==> flow/design.v <==
`timescale 1ns / 1ps
module ALU_microprocessor (
  input      [ 5:0]   alu_ctrl  ,
  input      [31:0]   in_1      ,
  input      [31:0]   in_2      ,
  input               alu_clk   ,
  output reg [31:0]   alu_rslt  ,
  output     [ 4:0]   alu_checks             
);
reg             N;                           
reg             Z;                           
reg             C;                           
reg             V;                           
reg             P;                           
always @(posedge alu_clk) begin
  case(alu_ctrl)
    5'd0 :  begin   
      {C,alu_rslt} = in_1 + in_2;            
      Z            = (alu_rslt==32'b0);
      N            = alu_rslt[31];
      V            = in_1[31]&&(in_2[31])&&(!alu_rslt[31]) || (!in_1[31])&&(!in_2[31])&&alu_rslt[31];
      P            = ^alu_rslt;
    end
    5'd1 :  begin   
      {C,alu_rslt} = in_1 + (-in_2);         
      C            = !C;
      Z            = (alu_rslt==32'b0);
      N            = alu_rslt[31];
      V            = in_1[31]&&(!in_2[31])&&(!alu_rslt[31]) || (!in_1[31])&&(in_2[31])&&alu_rslt[31];
      P            = ^alu_rslt;
    end
    5'd2 :  begin
      alu_rslt = in_1;                       
      Z        = (alu_rslt==32'b0);
      N        = alu_rslt[31];
      V        = 0;    
      C        = 0;
      P        = ^alu_rslt;
    end
     5'd3 :  begin
      alu_rslt = in_2;                       
      Z        = (alu_rslt==32'b0);
      N        = alu_rslt[31];
      V        = 0;    
      C        = 0;
      P        = ^alu_rslt;
    end
     5'd4 :  begin
      {C,alu_rslt} = in_1 + 1;               
      Z        = (alu_rslt==32'b0);
      N        = alu_rslt[31];
      V        = 0;
      P        = ^alu_rslt;    
    end
    5'd5 :  begin
      {C,alu_rslt} = in_2 + 1;               
      Z        = (alu_rslt==32'b0);
      N        = alu_rslt[31];
      V        = 0;   
      P        = ^alu_rslt; 
    end
    5'd6 :  begin
      alu_rslt = in_1 - 1;                   
      Z        = (alu_rslt==32'b0);
      N        = alu_rslt[31];
      V        = 0;    
      C        = alu_rslt[31];
      P        = ^alu_rslt;
    end
    5'd7 :  begin
      alu_rslt = in_2 - 1;                   
      Z        = (alu_rslt==32'b0);
      N        = alu_rslt[31];
      V        = 0;    
      C        = alu_rslt[31];
      P        = ^alu_rslt;
    end
    5'd8 :  begin   
      alu_rslt = in_1 & in_2;                
      Z        = (alu_rslt==32'b0);
      N        = alu_rslt[31];
      C        = 0;                          
      V        = 0;                          
      P        = ^alu_rslt;
    end
    5'd9 :  begin  
      alu_rslt = in_1 | in_2;                
      Z        = (alu_rslt==32'b0);
      N        = alu_rslt[31];
      V        = 0;                          
      C        = 0;                          
      P        = ^alu_rslt;
    end
    5'd10:  begin  
      alu_rslt = ~(in_1 & in_2);             
      Z        = (alu_rslt==32'b0);
      N        = alu_rslt[31];
      V        = 0;                          
      C        = 0;                          
      P        = ^alu_rslt;
    end
    5'd11:  begin  
      alu_rslt = ~(in_1 | in_2);             
      Z        = (alu_rslt==32'b0);
      N        = alu_rslt[31];
      V        = 0;                          
      C        = 0;                          
      P        = ^alu_rslt;
    end
    5'd12:  begin  
      alu_rslt = ~(in_1 ^ in_2);             
      Z        = (alu_rslt==32'b0);
      N        = alu_rslt[31];
      V        = 0;                          
      C        = 0;                          
      P        = ^alu_rslt;
    end
    5'd13:  begin  
      alu_rslt = in_1 ^ in_2;                
      Z        = (alu_rslt==32'b0);
      N        = alu_rslt[31];
      V        = 0;                          
      C        = 0;                          
      P        = ^alu_rslt;
    end
    5'd14:  begin  
      alu_rslt = ~in_1;                      
      Z        = (alu_rslt==32'b0);
      N        = alu_rslt[31];
      V        = 0;                          
      C        = 0;                          
      P        = ^alu_rslt;
    end
    5'd15:  begin  
      alu_rslt = ~in_2;                      
      Z        = (alu_rslt==32'b0);
      N        = alu_rslt[31];
      V        = 0;                          
      C        = 0;                          
      P        = ^alu_rslt;
    end
    5'd16:  begin
      alu_rslt = in_1 << 1;                  
      Z        = (alu_rslt==32'b0);
      N        = alu_rslt[31];
      V        = 0;                          
      C        = alu_rslt[31];
      P        = ^alu_rslt;
    end
    5'd17:  begin
      alu_rslt = in_2 << 1;                  
      Z        = (alu_rslt==32'b0);
      N        = alu_rslt[31];
      V        = 0;                          
      C        = alu_rslt[31];
      P        = ^alu_rslt;
    end
    5'd18:  begin
      alu_rslt = in_1 >> 1;                  
      Z        = (alu_rslt==32'b0);
      N        = alu_rslt[31];
      V        = 0;                          
      C        = alu_rslt[0];
      P        = ^alu_rslt;
    end
    5'd19:  begin
      alu_rslt = in_1 >> 1;                  
      Z        = (alu_rslt==32'b0);
      N        = alu_rslt[31];
      V        = 0;                          
      C        = alu_rslt[0];
      P        = ^alu_rslt;
    end
    5'd20:  begin
      alu_rslt = {in_1[30:0], in_1[31]};     
      Z        = (alu_rslt==32'b0);
      N        = 0;                          
      V        = 0;                          
      C        = 0;                          
      P        = ^alu_rslt;
    end
    5'd21:  begin
      alu_rslt = {in_2[30:0], in_2[31]};     
      Z        = (alu_rslt==32'b0);
      N        = 0;                          
      V        = 0;                          
      C        = 0;                          
      P        = ^alu_rslt;
    end
    5'd22:  begin
      alu_rslt = {in_1[0], in_1[31:1]};      
      Z        = (alu_rslt==32'b0);
      N        = 0;                          
      V        = 0;                          
      C        = 0;                          
      P        = ^alu_rslt;
    end
    5'd23:  begin
      alu_rslt = {in_2[0], in_2[31:1]};      
      Z        = (alu_rslt==32'b0);
      N        = 0;                          
      V        = 0;                          
      C        = 0;                          
      P        = ^alu_rslt;
    end
    default:  begin                          
      alu_rslt = 0; 
      {P,N,Z,C,V}= 5'b00100;                    
    end
  endcase  
end  
assign alu_checks = {P,V,Z,C,N};               
endmodule  
======== From RTL to reports: ALU_microprocessor ========
The steps from the RTL of ALU_microprocessor to its reports follow in flow order.
Line numbers count from 1 in the design file above.
Library cell names are shortened.
Not given: n/a
set-up
  top ..................................... ALU_microprocessor
  clock port .............................. alu_clk
  library ................................. sky130hd
  library corner .......................... tt_025C_1v80

======== Elaborated design ========
Counts by Yosys on the flattened word-level netlist (proc, flatten, opt, wreduce; memories kept). Register bits leave out memories and registers merged into their read ports (data or address); mux counts leave out enables and synchronous resets folded into registers. Print and check cells are left out.
operators by class
  bitwise gates (word level) .............. 8
  eq/ne operators ......................... 23
  add/subtract/negate cells ............... 7
  muxes and demuxes ....................... 6
  reductions and logical operators ........ 61
operator list
  kind                                                                    count
  32-bit logical NOT                                                      23
  32-bit parallel mux with 23-bit select                                  1
  32-bit parity                                                           19
  32-bit inverter                                                         5
  32-bit by 1-bit adder with 33-bit output (second input constant)        2
  32-bit by 1-bit subtractor with 32-bit output (second input constant)   2
  6-bit by 4-bit equality test with 1-bit output (second input constant)  8
  6-bit by 5-bit equality test with 1-bit output (second input constant)  8
  32-bit by 32-bit adder with 33-bit output                               1
  32-bit by 33-bit adder with 33-bit output                               1
  32-bit negator with 33-bit output                                       1
  32-bit bitwise AND                                                      1
  32-bit OR                                                               1
  32-bit XOR                                                              1
  6-bit by 3-bit equality test with 1-bit output (second input constant)  4
  1-bit parallel mux with 23-bit select                                   1
  1-bit parallel mux with 19-bit select                                   1
  1-bit parallel mux with 18-bit select                                   1
  6-bit by 2-bit equality test with 1-bit output (second input constant)  2
  1-bit parallel mux with 9-bit select                                    1
  1-bit logical AND                                                       8
  3-bit OR reduction                                                      2
  6-bit by 1-bit equality test with 1-bit output (second input constant)  1
  6-bit logical NOT                                                       1
  1-bit logical NOT                                                       5
  1-bit logical OR                                                        2
  2-bit OR reduction                                                      1
  1-bit parallel mux with 2-bit select                                    1
bit counts
  output and inout port bits .............. 37
  elaborated cells ........................ 111
  input bits .............................. 71
  bits in registers ....................... 37

======== Longest topological paths ========
Longest topological path by Yosys (ltp), each cell counted once; first at word level (registers and memories cut), then after technology mapping (sequential cells cut; the memories' decode and read muxes count).
logic depth
  word-level depth ........................ 6
  ABC_AREA ................................ 0
  gate-level depth with buffers ........... 22
  gate-level depth less buffers ........... 21

======== After synthesis ========
The flow's flattened synthesis, as Yosys stat reports it; memories are mapped. The netlist is that of the ABC_AREA named above (0 if unset); the other value can give another one.
synthesis totals
  flip-flops .............................. 37
  cell area after synthesis ............... 18057.3 um2
  mapped cells ............................ 2342
  buffer cells ............................ 123
  sequential part of the area ............. 740.7 um2
cell types
  cell      count  area in all (um2)
  ha_1      437    5.47E+03
  xnor2_1   379    3.32E+03
  dfxtp_1   37     740.71
  inv_1     175    656.88
  nand2_1   170    638.112
  a21oi_1   103    515.494
  o21ai_0   103    515.494
  nor2_1    133    499.229
  nand4_1   75     469.2
  o221ai_1  38     332.819
  nand3_1   59     295.283
  mux2i_1   28     280.269
  o22ai_1   43     269.008
  clkbuf_1  64     240.23
  xor2_1    27     236.477
  nor3_1    47     235.226
  a222oi_1  23     230.221
  a221oi_1  26     227.718
Not listed: further types 77, cells in them 375.

======== Timing after synthesis ========
Source: OpenSTA report_checks on the synthesized netlist (no wires, ideal clock, input and output delay 20% of the period each), path of least setup slack; recovery checks are left aside. Register names are those of the netlist, which keeps one name where synthesis merged equal registers.
path after synthesis
  path kind ............................... in2reg
  start ................................... input in_1[2]
  end ..................................... register P
  launch time at the first pin ............ 1.400 ns
  slack ................................... 1.279 ns
  external input delay .................... 1.400 ns
  library setup time ...................... 0.133 ns
  arrival time ............................ 5.587 ns
  period .................................. 7.0 ns
  data required time ...................... 6.867 ns
  path delay .............................. 4.320 ns
  path buffers ............................ 1
  driving pins on the path ................ 21
  synthesis period reached ................ 5.721 ns
"path delay" = arrival - input delay + setup time.
"driving pins on the path": output pins that drive a net of the path, with the launching flip-flop's if there is one; two outputs of one cell count as two.
"synthesis period reached" is the clock period less the worst setup slack; recovery checks do not enter. This is arithmetic on one report: input and output delays are still those of the set period (20% each).
The rows between start and end are the longest chain of elaborated cells between them; the timing report does not say that the signal goes this way. Where chains are equally long, one stands for them.
Each line given opens the expression or statement behind the cell; cells for indexed reads and writes are added by Yosys, which also makes memories of some case tables.
At most two assigning lines are given for a register; there are more.
between the ends, after synthesis
  cells stage by stage .................... clkbuf_1 inv_1 ha_1 ha_1 a221oi_2 o211ai_1 a221oi_2 o21ai_2 o31ai_4 a41o_1 o21ai_0 xnor2_1 ha_1 xnor2_1 xnor2_1 xnor2_1 xnor2_1 a32oi_1 o21ai_0 nor4_1 o211ai_2
  length of the longest elaborated chain .. 4
  elaborated cells on any way between the ends .. 26
  those cells by class .................... add/sub: 4; mux: 1; logic: 7; reduce/logical: 14
ends and longest elaborated chain, after synthesis
  item                                   RTL line  source
  start: declaration                     4         input      [31:0]   in_1      ,
  32-bit XOR                             111       alu_rslt = ~(in_1 ^ in_2);
  32-bit inverter                        111
  32-bit parity                          116       P        = ^alu_rslt;
  1-bit parallel mux with 19-bit select  16        case(alu_ctrl)
  end: assignment                        22        P            = ^alu_rslt;
  end: assignment                        30        P            = ^alu_rslt;
  end: declaration                       14        reg             P;

======== Path in the finished layout ========
From the final timing report of run 2: the path of least setup slack in the routed layout; clock arrival at registers is part of the times.
path post-layout
  path kind ............................... in2reg
  start ................................... input in_2[1]
  end ..................................... register P
  arrival time ............................ 6.76 ns
  period .................................. 6.87 ns
  path buffers ............................ 1
  data required time ...................... 7.09 ns
  launch time at the first pin ............ 1.37 ns
  library setup time ...................... 0.12 ns
  driving pins on the path ................ 19
  external input delay .................... 1.37 ns
  slack ................................... 0.33 ns
The rows between start and end are the longest chain of elaborated cells between them; the timing report does not say that the signal goes this way. Where chains are equally long, one stands for them.
At most two assigning lines are given for a register; there are more.
between the ends, post-layout
  cells stage by stage .................... clkdlybuf4s50_1 inv_1 ha_1 a211o_1 o211ai_1 o31ai_1 o21ba_2 o41ai_4 o31ai_2 xnor2_1 ha_1 xor2_1 xnor2_1 xnor2_1 xnor2_1 a32oi_1 o21ai_0 nor4_1 o211ai_2
  length of the longest elaborated chain .. 4
  elaborated cells on any way between the ends .. 26
  those cells by class .................... add/sub: 5; mux: 1; logic: 7; reduce/logical: 13
ends and longest elaborated chain, post-layout
  item                                       RTL line  source
  start: declaration                         5         input      [31:0]   in_2      ,
  32-bit negator with 33-bit output          25        {C,alu_rslt} = in_1 + (-in_2);
  32-bit by 33-bit adder with 33-bit output  25
  32-bit parity                              30        P            = ^alu_rslt;
  1-bit parallel mux with 19-bit select      16        case(alu_ctrl)
  end: assignment                            22        P            = ^alu_rslt;
  end: assignment                            30
  end: declaration                           14        reg             P;

Subject: flow runs of ALU_microprocessor

Hi,

Measured results for ALU_microprocessor: 4 stored runs of the Yosys and OpenROAD flow on sky130hd. The settings differ; the order carries no meaning. The constraints put input and output delay at 20% of the set period each and load the outputs with 0.01 pF.
"time used up by the worst setup path" means the part of the period allowed to the worst setup path (the constraints hold back 20% at inputs and 20% at outputs) less its slack; where the path has registers, the arrival times of their clocks count too.
"total power of the final layout" is the tool's figure for a default switching activity; nothing was simulated.

======== run 1 ========
==> flow/run.sh <==
#!/bin/bash
# the make line also repeats the synthesis and layout settings of config.mk as NAME=value (left out here)
make -C /OpenROAD-flow-scripts/flow DESIGN_CONFIG=/design/flow/config.mk WORK_HOME=/design/flow/orfs CLKGATE_MAP_FILE= finish
==> flow/config.mk <==
export PLATFORM = sky130hd
export DESIGN_NAME = ALU_microprocessor
export DESIGN_NICKNAME = ALU_microprocessor
export VERILOG_FILES = /design/flow/design.v
export SDC_FILE = /design/flow/constraint.sdc
export NUM_CORES = 4
export LEC_CHECK = 0
export CAP_MARGIN = 15
export CELL_PAD_IN_SITES_DETAIL_PLACEMENT = 1
export CELL_PAD_IN_SITES_GLOBAL_PLACEMENT = 3
export CORE_MARGIN = 2
export CORE_UTILIZATION = 61
export CTS_CLUSTER_DIAMETER = 55
export CTS_CLUSTER_SIZE = 59
export GPL_ROUTABILITY_DRIVEN = 1
export GPL_TIMING_DRIVEN = 0
export HOLD_SLACK_MARGIN = -0.08
export MAX_ROUTING_LAYER = met5
export PLACE_DENSITY_LB_ADDON = 0.05
export SETUP_SLACK_MARGIN = -0.4
export SLEW_MARGIN = 20
==> flow/constraint.sdc <==
create_clock -name core_clock -period 7.0 [get_ports {alu_clk}]
set_input_delay 1.4000 -clock core_clock [delete_from_list [all_inputs] [get_ports {alu_clk}]]
set_output_delay 1.4000 -clock core_clock [all_outputs]
set_load 0.01 [all_outputs]

-------- run 1 --------
  incomplete, placement halted on FLW-0024

======== run 2 ========
==> flow/run.sh <==
#!/bin/bash
# the make line also repeats the synthesis and layout settings of config.mk as NAME=value (left out here)
make -C /OpenROAD-flow-scripts/flow DESIGN_CONFIG=/design/flow/config.mk WORK_HOME=/design/flow/orfs CLKGATE_MAP_FILE= finish
==> flow/config.mk <==
export PLATFORM = sky130hd
export DESIGN_NAME = ALU_microprocessor
export DESIGN_NICKNAME = ALU_microprocessor
export VERILOG_FILES = /design/flow/design.v
export SDC_FILE = /design/flow/constraint.sdc
export NUM_CORES = 4
export LEC_CHECK = 0
export CAP_MARGIN = 20
export CORE_MARGIN = 2
export CORE_UTILIZATION = 40
export SLEW_MARGIN = 20
==> flow/constraint.sdc <==
create_clock -name core_clock -period 6.87 [get_ports {alu_clk}]
set_input_delay 1.3740 -clock core_clock [delete_from_list [all_inputs] [get_ports {alu_clk}]]
set_output_delay 1.3740 -clock core_clock [all_outputs]
set_load 0.01 [all_outputs]

-------- measured, run 2 --------
  time used up by the worst setup path .... 5.17 ns
  worst path kind ......................... in2reg
  utilization ............................. 0.47
  mapped cell area after synthesis ........ 18057.3 um2
  area inside the die boundary ............ 46859.3 um2
  total power of the final layout ......... 3353 uW
  summed negative setup slack ............. 0.000 ns
  worst-case hold slack ................... 1.876 ns
  setup slack of the worst path ........... 0.328 ns

======== run 3 ========
==> flow/run.sh <==
#!/bin/bash
# the make line also repeats the synthesis and layout settings of config.mk as NAME=value (left out here)
make -C /OpenROAD-flow-scripts/flow DESIGN_CONFIG=/design/flow/config.mk WORK_HOME=/design/flow/orfs CLKGATE_MAP_FILE= finish
==> flow/config.mk <==
export PLATFORM = sky130hd
export DESIGN_NAME = ALU_microprocessor
export DESIGN_NICKNAME = ALU_microprocessor
export VERILOG_FILES = /design/flow/design.v
export SDC_FILE = /design/flow/constraint.sdc
export NUM_CORES = 4
export LEC_CHECK = 0
export CAP_MARGIN = 15
export CELL_PAD_IN_SITES_DETAIL_PLACEMENT = 1
export CORE_MARGIN = 2
export CORE_UTILIZATION = 40
export CTS_CLUSTER_DIAMETER = 55
export CTS_CLUSTER_SIZE = 59
export GPL_ROUTABILITY_DRIVEN = 0
export GPL_TIMING_DRIVEN = 0
export HOLD_SLACK_MARGIN = -0.08
export MAX_ROUTING_LAYER = met4
export SLEW_MARGIN = 20
==> flow/constraint.sdc <==
create_clock -name core_clock -period 7.0 [get_ports {alu_clk}]
set_input_delay 1.4000 -clock core_clock [delete_from_list [all_inputs] [get_ports {alu_clk}]]
set_output_delay 1.4000 -clock core_clock [all_outputs]
set_load 0.01 [all_outputs]

-------- measured, run 3 --------
  time used up by the worst setup path .... 5.62 ns
  worst path kind ......................... in2reg
  utilization ............................. 0.457
  mapped cell area after synthesis ........ 18057.3 um2
  area inside the die boundary ............ 46859.3 um2
  total power of the final layout ......... 3221 uW
  summed negative setup slack ............. -0.022 ns
  worst-case hold slack ................... 1.679 ns
  setup slack of the worst path ........... -0.022 ns

======== run 4 ========
==> flow/run.sh <==
#!/bin/bash
# the make line also repeats the synthesis and layout settings of config.mk as NAME=value (left out here)
make -C /OpenROAD-flow-scripts/flow DESIGN_CONFIG=/design/flow/config.mk WORK_HOME=/design/flow/orfs CLKGATE_MAP_FILE= finish
==> flow/config.mk <==
export PLATFORM = sky130hd
export DESIGN_NAME = ALU_microprocessor
export DESIGN_NICKNAME = ALU_microprocessor
export VERILOG_FILES = /design/flow/design.v
export SDC_FILE = /design/flow/constraint.sdc
export NUM_CORES = 4
export LEC_CHECK = 0
export CAP_MARGIN = 20
export CORE_MARGIN = 7
export CORE_UTILIZATION = 40
export SLEW_MARGIN = 20
export TNS_END_PERCENT = 70
==> flow/constraint.sdc <==
create_clock -name core_clock -period 7.0 [get_ports {alu_clk}]
set_input_delay 1.4000 -clock core_clock [delete_from_list [all_inputs] [get_ports {alu_clk}]]
set_output_delay 1.4000 -clock core_clock [all_outputs]
set_load 0.01 [all_outputs]

-------- measured, run 4 --------
  time used up by the worst setup path .... 5.01 ns
  worst path kind ......................... in2reg
  utilization ............................. 0.468
  mapped cell area after synthesis ........ 18057.3 um2
  area inside the die boundary ............ 51288.7 um2
  total power of the final layout ......... 3322 uW
  summed negative setup slack ............. 0.000 ns
  worst-case hold slack ................... 1.764 ns
  setup slack of the worst path ........... 0.591 ns

Regards
